==> flow/design.v <==
`timescale  1ns/1ps
module mac_manual #(
    parameter DATA_WIDTH = 16
)(
    input clk, ce, rst,
    input [DATA_WIDTH-1:0] a, b, 
    input [DATA_WIDTH-1:0] tmp,
    output reg [DATA_WIDTH-1:0] data_out
); 
    always @(posedge clk) begin
        if(rst) begin
            data_out <= 0;
        end
        else begin
            data_out <= (a * b) + tmp;
        end
    end
endmodule
`timescale 1ns/1ps
module shift_register #(
    parameter DATA_WIDTH = 16,
    parameter size = 3
)(
    input clk, ce, rst,
    input [DATA_WIDTH-1:0] data_in,
    output [DATA_WIDTH-1:0] data_out
);
    reg [DATA_WIDTH-1:0] tmp[size-1:0];
    generate
        genvar l;
        for (l = 0; l < size; l = l + 1) begin
            always @(posedge clk) begin
                if (rst) begin
                    tmp[l] <= 'd0;
                end
                else if (ce) begin
                    if (l == 'd0) begin
                        tmp[l] <= data_in;  
                    end
                    else begin
                        tmp[l] <= tmp[l-1];
                    end
                end
            end
        end
    assign data_out = tmp[size-1];
    endgenerate
endmodule
`timescale 1ns/1ps
module convolver #(
    parameter DATA_WIDTH = 8,
    parameter INPUT_SIZE = 28,
    parameter KERNEL_SIZE = 3,
    parameter STRIDE = 1
) (
    input clk, ce, global_rst, 
    input [DATA_WIDTH-1:0] myInput,
    input [(KERNEL_SIZE*KERNEL_SIZE)*DATA_WIDTH-1:0] weight,
    input [DATA_WIDTH-1:0] bias,
    output [DATA_WIDTH-1:0] conv_op,
    output reg valid_conv, end_conv
);
    wire [DATA_WIDTH-1:0] weight_tmp [KERNEL_SIZE*KERNEL_SIZE-1:0];
    wire [DATA_WIDTH-1:0] tmp [KERNEL_SIZE*KERNEL_SIZE+1:0];
    generate 
        genvar j;
        for (j = 0; j < KERNEL_SIZE*KERNEL_SIZE; j = j + 1) begin
            assign weight_tmp[j][DATA_WIDTH-1:0] = weight[j*DATA_WIDTH +: DATA_WIDTH];
        end
    endgenerate
    assign tmp[0] = {DATA_WIDTH{1'b0}};
    generate 
        genvar i;
        for (i = 0; i < KERNEL_SIZE*KERNEL_SIZE; i = i + 1) begin: MAC
            if ((i + 1) % KERNEL_SIZE == 0) begin
                if (i == KERNEL_SIZE*KERNEL_SIZE-1) begin
                    mac_manual #(.DATA_WIDTH(DATA_WIDTH)) mac (
                        .clk(clk),
                        .ce(ce),
                        .rst(global_rst),
                        .a(myInput),
                        .b(weight_tmp[i]),
                        .tmp(tmp[i]),
                        .data_out(tmp[i+1])
                    );
                assign conv_op = tmp[i+1] + bias;
                end else begin
                    wire [DATA_WIDTH-1:0] tmp2;
                    mac_manual #(.DATA_WIDTH(DATA_WIDTH)) mac (
                        .clk(clk),
                        .ce(ce),
                        .rst(global_rst),
                        .a(myInput),
                        .b(weight_tmp[i]),
                        .tmp(tmp[i]),
                        .data_out(tmp2)
                    );
                    shift_register #(.DATA_WIDTH(DATA_WIDTH), .size(INPUT_SIZE-KERNEL_SIZE)) sr (
                        .clk(clk),
                        .ce(ce),
                        .rst(global_rst),
                        .data_in(tmp2),
                        .data_out(tmp[i+1])
                    );
                end
            end else begin
                mac_manual #(.DATA_WIDTH(DATA_WIDTH)) mac (
                    .clk(clk),
                    .ce(ce),
                    .rst(global_rst),
                    .a(myInput),
                    .b(weight_tmp[i]),
                    .tmp(tmp[i]),
                    .data_out(tmp[i+1])
                );
            end
        end
    endgenerate
    reg [$clog2(INPUT_SIZE):0] row_counter;
    reg [$clog2(INPUT_SIZE):0] col_counter;
    reg [$clog2(INPUT_SIZE*INPUT_SIZE):0] cycle_counter;
    always @(posedge clk) begin
        if (global_rst) begin
            row_counter <= 0;
            col_counter <= 0;
            cycle_counter <= 0;
        end else if (ce) begin
            if (col_counter + STRIDE >= INPUT_SIZE) begin
                col_counter <= 0;
                if (row_counter + STRIDE >= INPUT_SIZE) begin
                    row_counter <= 0;
                end else begin
                    row_counter <= row_counter + STRIDE;
                end
            end else begin
                col_counter <= col_counter + STRIDE;
            end
            cycle_counter <= cycle_counter + 1;
        end
    end
    always @(posedge clk) begin
        if (global_rst) begin
            valid_conv <= 0;
        end else if (ce) begin
            if ((row_counter >= KERNEL_SIZE-1 && row_counter < INPUT_SIZE && 
                 (row_counter - (KERNEL_SIZE-1)) % STRIDE == 0) &&
                (col_counter >= KERNEL_SIZE-1 && col_counter < INPUT_SIZE && 
                 (col_counter - (KERNEL_SIZE-1)) % STRIDE == 0)) begin
                valid_conv <= 1;
            end else begin
                valid_conv <= 0;
            end
        end
    end
    always @(posedge clk) begin
        if (global_rst) begin
            end_conv <= 0;
        end else if (ce && cycle_counter >= INPUT_SIZE*INPUT_SIZE) begin
            end_conv <= 1;
        end else begin
            end_conv <= 0;
        end
    end
endmodule
`timescale 1ns/1ps
module relu_activation #(
    parameter DATA_WIDTH = 16
)(
    input [DATA_WIDTH-1:0] data_in,
    output [DATA_WIDTH-1:0] data_out
);
    assign data_out = (data_in[DATA_WIDTH-1] == 1) ? 0 : data_in;
endmodule
`timescale 1ns / 1ps
module comparator2 #(
    parameter DATA_WIDTH = 16,
    parameter POOL_TYPE = 1
    )(
    input ce,
    input [DATA_WIDTH-1:0] in1,
    input [DATA_WIDTH-1:0] in2,
    output [DATA_WIDTH-1:0] comp_op
    ); 
    reg [DATA_WIDTH-1:0] temp;
    assign comp_op = ce ? temp : 'd0;
    always@(*)
    begin
        if(POOL_TYPE == 0)
        begin
            temp = in1 + in2;        
        end
        else begin
            temp = (in1 > in2) ? in1 : in2;
        end
    end
endmodule
`timescale 1ns / 1ps
module max_reg #(parameter DATA_WIDTH = 16) (
    input clk,
    input ce,
    input [DATA_WIDTH-1:0] data_in,
    input rst_m,
    input master_rst,
    output reg [DATA_WIDTH-1:0] reg_op
    );
    always@(posedge clk) 
    begin
    	if(master_rst)
    		reg_op <= 0;
    	else 
        begin
            if(ce) 
            begin
		   	  if(rst_m) begin
		    	 reg_op <=0;
		      end
		      else begin
		    	 reg_op <= data_in;
			 end
		    end
		end
	end
endmodule
`timescale 1ns / 1ps
module input_mux #(
    parameter DATA_WIDTH = 8
)(
    input [DATA_WIDTH-1:0] in1,
    input [DATA_WIDTH-1:0] in2,
    input [1:0] sel,
    output [DATA_WIDTH-1:0] op
    );
    assign op = (sel == 2'b01) ? in1 : ((sel == 2'b00) ? in2: 0);
endmodule
`timescale 1ns / 1ps
module control_logic2 #(
    parameter INPUT_SIZE = 9'h004,    
    parameter POOL_SIZE = 9'h002     
)(
    input clk,             
    input master_rst,       
    input ce,            
    output reg [1:0] sel, 
    output reg rst_m,     
    output reg op_en,      
    output reg load_sr,    
    output reg global_rst,  
    output reg end_op       
);
    integer row_count;
    integer col_count;
    integer count;
    integer nbgh_row_count;
    always @(posedge clk) begin
        if (master_rst) begin
            sel <= 2'b00;
            load_sr <= 0;
            rst_m <= 0;
            op_en <= 0;
            global_rst <= 1;
            end_op <= 0;
        end else begin
            if (((col_count + 1) % POOL_SIZE != 0) && (row_count == POOL_SIZE - 1) && 
                (col_count == POOL_SIZE * count + (POOL_SIZE - 2)) && ce) begin
                op_en <= 1;
            end else begin
                op_en <= 0;
            end
            if (ce) begin
                if ((nbgh_row_count == INPUT_SIZE / POOL_SIZE) && (count == INPUT_SIZE / POOL_SIZE - 1) &&
                    ((col_count + 1) % POOL_SIZE != 0) && (row_count == POOL_SIZE - 1) &&
                    (col_count == POOL_SIZE * count + (POOL_SIZE - 2))) begin
                    end_op <= 1;
                end
                if (((col_count + 1) % POOL_SIZE != 0) && (col_count == INPUT_SIZE - 2) && 
                    (row_count == POOL_SIZE - 1)) begin
                    global_rst <= 1;
                end else begin
                    global_rst <= 0;
                end
                if ((((col_count + 1) % POOL_SIZE == 0) && (count != INPUT_SIZE / POOL_SIZE - 1) && 
                    (row_count != POOL_SIZE - 1)) || ((col_count == INPUT_SIZE - 1) && 
                    (row_count == POOL_SIZE - 1))) begin
                    rst_m <= 1;
                end else begin
                    rst_m <= 0;
                end
                if (((col_count + 1) % POOL_SIZE != 0) && (col_count == INPUT_SIZE - 2) && 
                    (row_count == POOL_SIZE - 1)) begin
                    sel <= 2'b10;
                end else if ((((col_count) % POOL_SIZE == 0) && (count == INPUT_SIZE / POOL_SIZE - 1) && 
                            (row_count != POOL_SIZE - 1)) || 
                           (((col_count) % POOL_SIZE == 0) && (count != INPUT_SIZE / POOL_SIZE - 1) && 
                            (row_count == POOL_SIZE - 1))) begin
                    sel <= 2'b01;
                end else begin
                    sel <= 2'b00;
                end
                if ((((col_count + 1) % POOL_SIZE == 0) && (count == INPUT_SIZE / POOL_SIZE - 1)) || 
                    (((col_count + 1) % POOL_SIZE == 0) && (count != INPUT_SIZE / POOL_SIZE - 1))) begin
                    load_sr <= 1;
                end else begin
                    load_sr <= 0;
                end
            end
        end
    end
    always @(posedge clk) begin
        if (master_rst) begin
            row_count <= 0;
            col_count <= 32'hffffffff;
            count <= 32'hffffffff;
            nbgh_row_count <= 0;
        end else if (ce) begin
            if (global_rst) begin
                row_count <= 0;
                col_count <= 0;
                count <= 0;
                nbgh_row_count <= nbgh_row_count + 1;
            end else begin
                if (((col_count + 1) % POOL_SIZE == 0) && (count == INPUT_SIZE / POOL_SIZE - 1) && 
                    (row_count != POOL_SIZE - 1)) begin
                    col_count <= 0;
                    row_count <= row_count + 1;
                    count <= 0;
                end else begin
                    col_count <= col_count + 1;
                    if (((col_count + 1) % POOL_SIZE == 0) && (count != INPUT_SIZE / POOL_SIZE - 1)) begin
                        count <= count + 1;
                    end
                end
            end
        end
    end
endmodule
`timescale 1ns / 1ps
module pooler #(
    parameter INPUT_SIZE = 9'h004,               
    parameter POOL_SIZE = 9'h002,                
    parameter DATA_WIDTH = 16,                   
    parameter POOL_TYPE = 1                      
)(
    input clk,                                   
    input ce,                                    
    input master_rst,                            
    input [DATA_WIDTH-1:0] data_in,             
    output [DATA_WIDTH-1:0] data_out,           
    output valid_op,                             
    output end_op                                
);
    wire rst_m;                               
    wire load_sr;                              
    wire global_rst;                            
    wire [1:0] sel;                            
    wire [DATA_WIDTH-1:0] comp_op;              
    wire [DATA_WIDTH-1:0] sr_op;                
    wire [DATA_WIDTH-1:0] max_reg_op;            
    wire [DATA_WIDTH-1:0] div_op;               
    wire [DATA_WIDTH-1:0] mux_out;             
    control_logic2 #(.INPUT_SIZE(INPUT_SIZE), .POOL_SIZE(POOL_SIZE)) control_logic_inst (
        .clk(clk),
        .master_rst(master_rst),
        .ce(ce),
        .sel(sel),
        .rst_m(rst_m),
        .op_en(valid_op),
        .load_sr(load_sr),
        .global_rst(global_rst),
        .end_op(end_op)
    );
    comparator2 #(
        .DATA_WIDTH(DATA_WIDTH),
        .POOL_TYPE(POOL_TYPE)
    ) comparator_inst (
        .ce(ce),
        .in1(data_in),
        .in2(mux_out),
        .comp_op(comp_op)
    );
    max_reg #(
        .DATA_WIDTH(DATA_WIDTH)
    ) max_reg_inst (
        .clk(clk),
        .ce(ce),
        .data_in(comp_op),
        .rst_m(rst_m),
        .master_rst(master_rst),
        .reg_op(max_reg_op)
    );
    shift_register #(
        .DATA_WIDTH(DATA_WIDTH),
        .size(INPUT_SIZE / POOL_SIZE)
    ) shift_register_inst (
        .clk(clk),
        .ce(load_sr),
        .rst(global_rst && master_rst),
        .data_in(comp_op),
        .data_out(sr_op)
    );
    input_mux #(
        .DATA_WIDTH(DATA_WIDTH)
    ) mux_inst (
        .in1(sr_op),           
        .in2(max_reg_op),     
        .sel(sel),             
        .op(mux_out)      
    );
    assign div_op = max_reg_op / (POOL_SIZE * POOL_SIZE);
    assign data_out = POOL_TYPE ? max_reg_op : div_op;
endmodule
`timescale 1ns/1ps
module layer #(
    parameter DATA_WIDTH = 8,                  
    parameter INPUT_SIZE = 28,                  
    parameter KERNEL_SIZE = 3,                
    parameter POOL_SIZE = 2,                    
    parameter STRIDE = 1,                          
    parameter ACTIVATION_TYPE = 1'b1,        
    parameter POOL_TYPE = 1'b1                     
)(
    input clk, global_rst, ce,
    input [DATA_WIDTH-1:0] myInput,
    input [KERNEL_SIZE*KERNEL_SIZE*DATA_WIDTH-1:0] weight,
    input [DATA_WIDTH-1:0] bias,
    output [DATA_WIDTH-1:0] data_out,
    output valid_op, 
    output end_op
);
    wire[DATA_WIDTH-1:0] conv_op;
    wire [DATA_WIDTH-1:0] act_op;
    wire valid_conv, end_conv;
    wire valid_pooling;
    assign valid_pooling = valid_conv && (!end_conv);
    convolver #(
        .DATA_WIDTH(DATA_WIDTH), 
        .INPUT_SIZE(INPUT_SIZE), 
        .KERNEL_SIZE(KERNEL_SIZE), 
        .STRIDE(STRIDE)
    ) conv(
        .clk(clk),
        .ce(ce),
        .global_rst(global_rst),
        .myInput(myInput),
        .weight(weight),
        .bias(bias),
        .conv_op(conv_op),
        .valid_conv(valid_conv),
        .end_conv(end_conv)
    );
    relu_activation #(.DATA_WIDTH(DATA_WIDTH)) relu_act(
        .data_in(conv_op),
        .data_out(act_op)
    );
    pooler #(
        .INPUT_SIZE(INPUT_SIZE-KERNEL_SIZE+1),
        .POOL_SIZE(POOL_SIZE), 
        .DATA_WIDTH(DATA_WIDTH), 
        .POOL_TYPE(POOL_TYPE)
    ) max_pooling(
        .clk(clk),
        .ce(valid_pooling),
        .master_rst(global_rst),
        .data_in(act_op),
        .data_out(data_out),
        .valid_op(valid_op),
        .end_op(end_op)
    );
endmodule
Subject: tool reports on layer

Hi,

From RTL to reports: layer --
Each step is given for the RTL above and for the edited RTL. Lines under "before" count in the file above, lines under "after" in the edited file. "change" is "after" less "before", of the values as shown; "rel. change" is that difference over "before", in percent. Operators carry their Yosys type and port widths (W data, S select, Z words). Cell names lack the library's common part. The mark -- stands for no value.
Set-up: top layer, clock clk, cell library sky130hd, timing corner tt_025C_1v80

The edit --
Unified diff, file above to edited file. The edit is scripted: it alters the design's behaviour and was not made to optimise anything.
begin of diff
@@ -8,12 +8,5 @@
     output reg [DATA_WIDTH-1:0] data_out
 ); 
-    always @(posedge clk) begin
-        if(rst) begin
-            data_out <= 0;
-        end
-        else begin
-            data_out <= (a * b) + tmp;
-        end
-    end
+    always @(*) data_out = (a * b) + tmp;
 endmodule
 `timescale 1ns/1ps
end of diff

Elaborated design --
Source: Yosys, flattened and elaborated. Widths are those after wreduce. Registers that Yosys merges into a memory's read port (data or address) are not register bits. Print and check cells do not count. Equal cells are merged and count once.
Word-level totals:
- register bits after elaboration | before 744, after 672, change -72, rel. change -9.68%
- input port bits | before 91, after 91, change 0, rel. change 0.00%
- output and inout port bits | before 10, after 10, change 0, rel. change 0.00%
- word-level cells | before 194, after 185, change -9, rel. change -4.64%
Operators by class:
- add/subtract/negate cells | before 16, after 16, change 0, rel. change 0.00%
- multiply operators | before 9, after 9, change 0, rel. change 0.00%
- order comparisons | before 8, after 8, change 0, rel. change 0.00%
- equality and inequality tests | before 9, after 9, change 0, rel. change 0.00%
- muxes and demuxes | before 23, after 23, change 0, rel. change 0.00%
- bitwise operators | before 2, after 2, change 0, rel. change 0.00%
- reductions and logical operators | before 39, after 39, change 0, rel. change 0.00%
Unchanged operator kinds not shown: 34.

Longest topological paths --
Longest topological path by Yosys (ltp), each cell counted once; first at word level (registers and memories cut), then after technology mapping (sequential cells cut; the memories' decode and read muxes count).
Depth:
- word-level depth | before 7, after 10, change +3, rel. change +42.86%
- ABC_AREA | before 0, after 0
- mapped depth | before 20, after 33, change +13, rel. change +65.00%
- mapped depth without buffers | before 17, after 31, change +14, rel. change +82.35%

Mapped cells and area --
The flow's flattened synthesis, as Yosys stat reports it; memories are mapped. The netlist is that of the ABC_AREA named above (0 if unset); the other value can give another one.
Synthesis totals:
- cell count | before 4086, after 3744, change -342, rel. change -8.37%
- mapped area (um^2) | before 38172.9, after 35609.2, change -2563.7, rel. change -6.72%
- sequential area (um^2) | before 14894.3, after 13452.9, change -1441.4, rel. change -9.68%
- flip-flop cells | before 744, after 672, change -72, rel. change -9.68%
- buffers | before 222, after 191, change -31, rel. change -13.96%
Cell types:
- inv_1 | before 342, after 261, change -81, rel. change -23.68%
- and2_1 | before 137, after 216, change +79, rel. change +57.66%
- dfxtp_1 | before 744, after 672, change -72, rel. change -9.68%
- nand2_1 | before 285, after 217, change -68, rel. change -23.86%
- nor2b_1 | before 47, after 6, change -41, rel. change -87.23%
- xnor2_1 | before 164, after 133, change -31, rel. change -18.90%
- xor2_1 | before 130, after 154, change +24, rel. change +18.46%
- a21oi_1 | before 69, after 45, change -24, rel. change -34.78%
- clkbuf_1 | before 153, after 137, change -16, rel. change -10.46%
- fa_1 | before 157, after 172, change +15, rel. change +9.55%
- nand4_1 | before 47, after 32, change -15, rel. change -31.91%
- a21o_1 | before 21, after 6, change -15, rel. change -71.43%
- o21ai_0 | before 89, after 75, change -14, rel. change -15.73%
- nor2_1 | before 645, after 634, change -11, rel. change -1.71%
- mux2i_1 | before 502, after 492, change -10, rel. change -1.99%
- buf_1 | before 53, after 43, change -10, rel. change -18.87%
- or3_1 | before 17, after 7, change -10, rel. change -58.82%
- o221ai_1 | before 4, after 14, change +10, rel. change +250.00%
Unchanged cell types not shown: 8. Not every row of either side is listed. By module: a second synthesis without flattening, with its own total; a netlist apart from the flattened one above.
Unflattened totals:
- cell total of the unflattened synthesis | before 4076, after 3897, change -179, rel. change -4.39%
- area total of the unflattened synthesis (um^2) | before 39395.3, after 37572.3, change -1823.0, rel. change -4.63%
Each row is one instance without its submodules.
By module, before:
- shift_register | instances 2, cells 644, area 7191.9 um^2, seq. area 4003.8 um^2
- mac_manual (DATA_WIDTH=8) | instances 9, cells 141, area 1275.0 um^2, seq. area 160.2 um^2
- control_logic2 | instances 1, cells 893, area 7380.8 um^2, seq. area 2702.6 um^2
- shift_register | instances 1, cells 336, area 3707.3 um^2, seq. area 2082.0 um^2
- convolver | instances 1, cells 185, area 1574.0 um^2, seq. area 500.5 um^2
- max_reg (DATA_WIDTH=8) | instances 1, cells 34, area 340.3 um^2, seq. area 160.2 um^2
- comparator2 | instances 1, cells 42, area 334.1 um^2, seq. area 0.0 um^2
- input_mux (DATA_WIDTH=8) | instances 1, cells 18, area 125.1 um^2, seq. area 0.0 um^2
- relu_activation (DATA_WIDTH=8) | instances 1, cells 9, area 55.1 um^2, seq. area 0.0 um^2
- layer | instances 1, cells 1, area 13.8 um^2, seq. area 0.0 um^2
- pooler | instances 1, cells 1, area 6.3 um^2, seq. area 0.0 um^2
By module, after:
- shift_register | instances 2, cells 644, area 7191.9 um^2, seq. area 4003.8 um^2
- mac_manual (DATA_WIDTH=8) | instances 9, cells 120, area 1064.8 um^2, seq. area 0.0 um^2
- control_logic2 | instances 1, cells 903, area 7449.6 um^2, seq. area 2702.6 um^2
- shift_register | instances 1, cells 336, area 3707.3 um^2, seq. area 2082.0 um^2
- convolver | instances 1, cells 185, area 1574.0 um^2, seq. area 500.5 um^2
- max_reg (DATA_WIDTH=8) | instances 1, cells 34, area 340.3 um^2, seq. area 160.2 um^2
- comparator2 | instances 1, cells 42, area 334.1 um^2, seq. area 0.0 um^2
- input_mux (DATA_WIDTH=8) | instances 1, cells 18, area 125.1 um^2, seq. area 0.0 um^2
- relu_activation (DATA_WIDTH=8) | instances 1, cells 9, area 55.1 um^2, seq. area 0.0 um^2
- layer | instances 1, cells 1, area 13.8 um^2, seq. area 0.0 um^2
- pooler | instances 1, cells 1, area 6.3 um^2, seq. area 0.0 um^2

Timing after synthesis --
OpenSTA on the mapped netlist: ideal clock, no wires. The path of least setup slack (recovery checks aside). Input and output delay are each 20% of the period. Register names are those of the netlist, which keeps one name where synthesis merged equal registers.
Path after synthesis:
- kind | before input -> register, after input -> register
- start point | before input myInput[3], after input myInput[1]
- end point | before register conv.MAC[8].genblk1.genblk1.mac.data_out[7], after register max_pooling.max_reg_inst.reg_op[2]
- clock period (ns) | before 5.0, after 5.0, change 0.0, rel. change 0.00%
- external input delay (ns) | before 1.000, after 1.000, change 0.000, rel. change 0.00%
- setup time (ns) | before 0.128, after 0.083, change -0.045
- time at the first pin (ns) | before 1.000, after 1.000, change 0.000, rel. change 0.00%
- data arrival time (ns) | before 4.862, after 8.449, change +3.587, rel. change +73.78%
- data required time (ns) | before 4.872, after 4.917, change +0.045, rel. change +0.92%
- path slack (ns) | before 0.011, after -3.531, change -3.542
- path delay (ns) | before 3.990, after 7.532, change +3.542, rel. change +88.77%
- stages | before 17, after 30, change +13, rel. change +76.47%
- path buffers | before 3, after 2, change -1, rel. change -33.33%
- synthesis period reached (ns) | before 4.989, after 8.531, change +3.542, rel. change +71.00%
"path delay" = arrival - input delay + setup time. "stages" counts driving pins, that of a launching flip-flop among them; a cell with two outputs on the path counts twice. "synthesis period reached" is the clock period less the worst setup slack; recovery checks do not enter. This is arithmetic on one report: input and output delays are still those of the set period (20% each). Between the ends stands the longest chain of elaborated cells between them, by number of cells; it is not shown to be the way that was timed. Of several equally long chains one is given. Each line given opens the expression or statement behind the cell; cells for indexed reads and writes are added by Yosys, which also makes memories of some case tables. At most two assigning lines are given for a register; there are more.
Between the ends, after synthesis, before: cell sequence clkbuf_1 -> clkbuf_1 -> clkbuf_1 -> nand2_1 -> fa_1 -> inv_1 -> fa_1 -> ha_1 -> inv_1 -> fa_1 -> inv_1 -> fa_1 -> a21o_1 -> a21oi_1 -> xnor2_1 -> xnor2_1 -> nor2_1, cells in the longest elaborated chain 2, elaborated cells between the ends (all ways) 2, RTL lines with such cells 1, classes of those cells add/sub (1); mul (1)
Ends and longest elaborated chain, after synthesis, before:
- start, declared | RTL line 422 | input [DATA_WIDTH-1:0] myInput,
- $mul A8 B8 Y8 | RTL line 15 | data_out <= (a * b) + tmp;
- $add A8 B8 Y8 | RTL line 15
- end, assigned | RTL line 12 | data_out <= 0;
- end, assigned | RTL line 15
- end, declared | RTL line 8 | output reg [DATA_WIDTH-1:0] data_out
Between the ends, after synthesis, after: cell sequence clkbuf_1 -> clkbuf_1 -> nand2_1 -> fa_1 -> fa_1 -> fa_1 -> inv_1 -> fa_1 -> fa_1 -> fa_1 -> inv_1 -> fa_1 -> inv_1 -> ha_1 -> o21ai_0 -> o21bai_1 -> a21oi_1 -> xnor3_1 -> xnor3_1 -> xnor2_4 -> and2_1 -> ha_1 -> nor2b_1 -> o211ai_1 -> a21oi_1 -> o21ai_0 -> a211oi_1 -> and2_1 -> nand2_1 -> o221ai_1, cells in the longest elaborated chain 10, elaborated cells between the ends (all ways) 12, RTL lines with such cells 6, classes of those cells add/sub (4); mul (3); compare (1); mux (4)
Ends and longest elaborated chain, after synthesis, after:
- start, declared | RTL line 415 | input [DATA_WIDTH-1:0] myInput,
- $mul A8 B8 Y8 | RTL line 10 | always @(*) data_out = (a * b) + tmp;
- $add A8 B8 Y8 x3 | RTL line 10
- $add A8 B8 Y8 | RTL line 79 | assign conv_op = tmp[i+1] + bias;
- $mux W7 | RTL line 165 | assign data_out = (data_in[DATA_WIDTH-1] == 1) ? 0 : data_in;
- $gt A7 B8 Y1 | RTL line 186 | temp = (in1 > in2) ? in1 : in2;
- $mux W8 | RTL line 186
- $mux W8 | RTL line 178 | assign comp_op = ce ? temp : 'd0;
- $mux W8 | RTL line 207 | if(rst_m) begin
- end, assigned | RTL line 208 | reg_op <=0;
- end, assigned | RTL line 211 | reg_op <= data_in;
- end, declared | RTL line 197 | output reg [DATA_WIDTH-1:0] reg_op

Path in the finished layout --
From the final timing report of each run of set A: the path of least setup slack in the routed layout; clock arrival at registers is part of the times.
Path post-layout:
- kind | before input -> register, after input -> register
- start point | before input myInput[3], after input myInput[2]
- end point | before register conv.MAC[4].genblk1.mac.data_out[7], after register max_pooling.max_reg_inst.reg_op[1]
- clock period (ns) | before 4.49, after 4.49, change 0.00, rel. change 0.00%
- external input delay (ns) | before 0.90, after 0.90, change 0.00, rel. change 0.00%
- setup time (ns) | before 0.15, after 0.12, change -0.03
- time at the first pin (ns) | before 0.90, after 0.90, change 0.00, rel. change 0.00%
- data arrival time (ns) | before 4.77, after 7.86, change +3.09, rel. change +64.78%
- data required time (ns) | before 4.98, after 4.98, change 0.00, rel. change 0.00%
- path slack (ns) | before 0.21, after -2.88, change -3.09
- stages | before 17, after 33, change +16, rel. change +94.12%
- path buffers | before 3, after 4, change +1, rel. change +33.33%
Between the ends stands the longest chain of elaborated cells between them, by number of cells; it is not shown to be the way that was timed. Of several equally long chains one is given. At most two assigning lines are given for a register; there are more.
Between the ends, post-layout, before: cell sequence clkdlybuf4s50_1 -> buf_12 -> buf_12 -> nand2_1 -> fa_1 -> fa_1 -> inv_1 -> ha_1 -> inv_1 -> fa_1 -> fa_1 -> inv_1 -> a21o_1 -> a21oi_1 -> xnor2_1 -> xnor2_1 -> nor2_1, cells in the longest elaborated chain 2, elaborated cells between the ends (all ways) 2, RTL lines with such cells 1, classes of those cells add/sub (1); mul (1)
Ends and longest elaborated chain, post-layout, before:
- start, declared | RTL line 422 | input [DATA_WIDTH-1:0] myInput,
- $mul A8 B8 Y8 | RTL line 15 | data_out <= (a * b) + tmp;
- $add A8 B8 Y8 | RTL line 15
- end, assigned | RTL line 12 | data_out <= 0;
- end, assigned | RTL line 15
- end, declared | RTL line 8 | output reg [DATA_WIDTH-1:0] data_out
Between the ends, post-layout, after: cell sequence buf_12 -> buf_12 -> buf_4 -> nand2_4 -> fa_1 -> fa_1 -> fa_1 -> inv_1 -> fa_1 -> fa_1 -> fa_1 -> inv_1 -> fa_1 -> inv_2 -> ha_4 -> o21ai_2 -> o21bai_2 -> a21oi_2 -> xnor3_1 -> xnor3_2 -> xnor2_4 -> and2_4 -> ha_4 -> nor2b_4 -> o211ai_1 -> a21oi_1 -> o21ai_2 -> a211oi_4 -> buf_4 -> nor2_2 -> a31oi_1 -> nand2b_1 -> a21oi_1, cells in the longest elaborated chain 10, elaborated cells between the ends (all ways) 12, RTL lines with such cells 6, classes of those cells add/sub (4); mul (3); compare (1); mux (4)
Ends and longest elaborated chain, post-layout, after:
- start, declared | RTL line 415 | input [DATA_WIDTH-1:0] myInput,
- $mul A8 B8 Y8 | RTL line 10 | always @(*) data_out = (a * b) + tmp;
- $add A8 B8 Y8 x3 | RTL line 10
- $add A8 B8 Y8 | RTL line 79 | assign conv_op = tmp[i+1] + bias;
- $mux W7 | RTL line 165 | assign data_out = (data_in[DATA_WIDTH-1] == 1) ? 0 : data_in;
- $gt A7 B8 Y1 | RTL line 186 | temp = (in1 > in2) ? in1 : in2;
- $mux W8 | RTL line 186
- $mux W8 | RTL line 178 | assign comp_op = ce ? temp : 'd0;
- $mux W8 | RTL line 207 | if(rst_m) begin
- end, assigned | RTL line 208 | reg_op <=0;
- end, assigned | RTL line 211 | reg_op <= data_in;
- end, declared | RTL line 197 | output reg [DATA_WIDTH-1:0] reg_op

Measured runs --
Runs of the flow (Yosys, OpenROAD) on both versions; the two runs of a pair have the same settings. The constraints put input and output delay at 20% of the set period each and load the outputs with 0.01 pF.
Settings, set A: CORE_UTILIZATION 40, period_ns 4.49, CAP_MARGIN 20, CORE_MARGIN 2, SLEW_MARGIN 20
Results, set A:
- chip area in the Yosys report (um^2) | before 38172.9, after 35609.2, change -2563.7, rel. change -6.72%
- area of the die (um^2) | before 97918.9, after 91424.6, change -6494.3, rel. change -6.63%
- standard-cell area after layout (um^2) | before 44258.7, after 41821.4, change -2437.3, rel. change -5.51%
- final design utilization (%) | before 46.7, after 47.4, change +0.7
- smallest setup slack (ns) | before 0.209, after -2.882, change -3.091
- setup total negative slack (ns) | before 0.000, after -50.079, change -50.079
- worst hold slack (ns) | before 0.459, after 0.473, change +0.014
- total design power (mW) | before 19.207, after 26.494, change +7.287, rel. change +37.94%
- clock period achieved (ns) | before 4.281, after 7.372, change +3.091, rel. change +72.20%
Settings, set B: ABC_AREA 1, CAP_MARGIN 40, CELL_PAD_IN_SITES_DETAIL_PLACEMENT 2, CORE_ASPECT_RATIO 0.51, CORE_MARGIN 5, CORE_UTILIZATION 42, CTS_CLUSTER_SIZE 74, HOLD_SLACK_MARGIN -0.01, MAX_ROUTING_LAYER met5, SETUP_SLACK_MARGIN 1.1, TNS_END_PERCENT 30, period_ns 7.31, SLEW_MARGIN 20
Results, set B:
- chip area in the Yosys report (um^2) | before 40133.5
- area of the die (um^2) | before 102191.0
- standard-cell area after layout (um^2) | before 44660.3
- final design utilization (%) | before 47.5
- smallest setup slack (ns) | before 0.310
- setup total negative slack (ns) | before 0.000
- worst hold slack (ns) | before 0.502
- total design power (mW) | before 14.069
- clock period achieved (ns) | before 7.000
set B, after: not finished: routing ended with error GRT-0232. "clock period achieved" = clock period - worst setup slack. The figure is calculated, with input and output delays left at 20% of the set period. "total design power" rests on the timing tool's default activity at the inputs, not on a simulated workload.

Regards
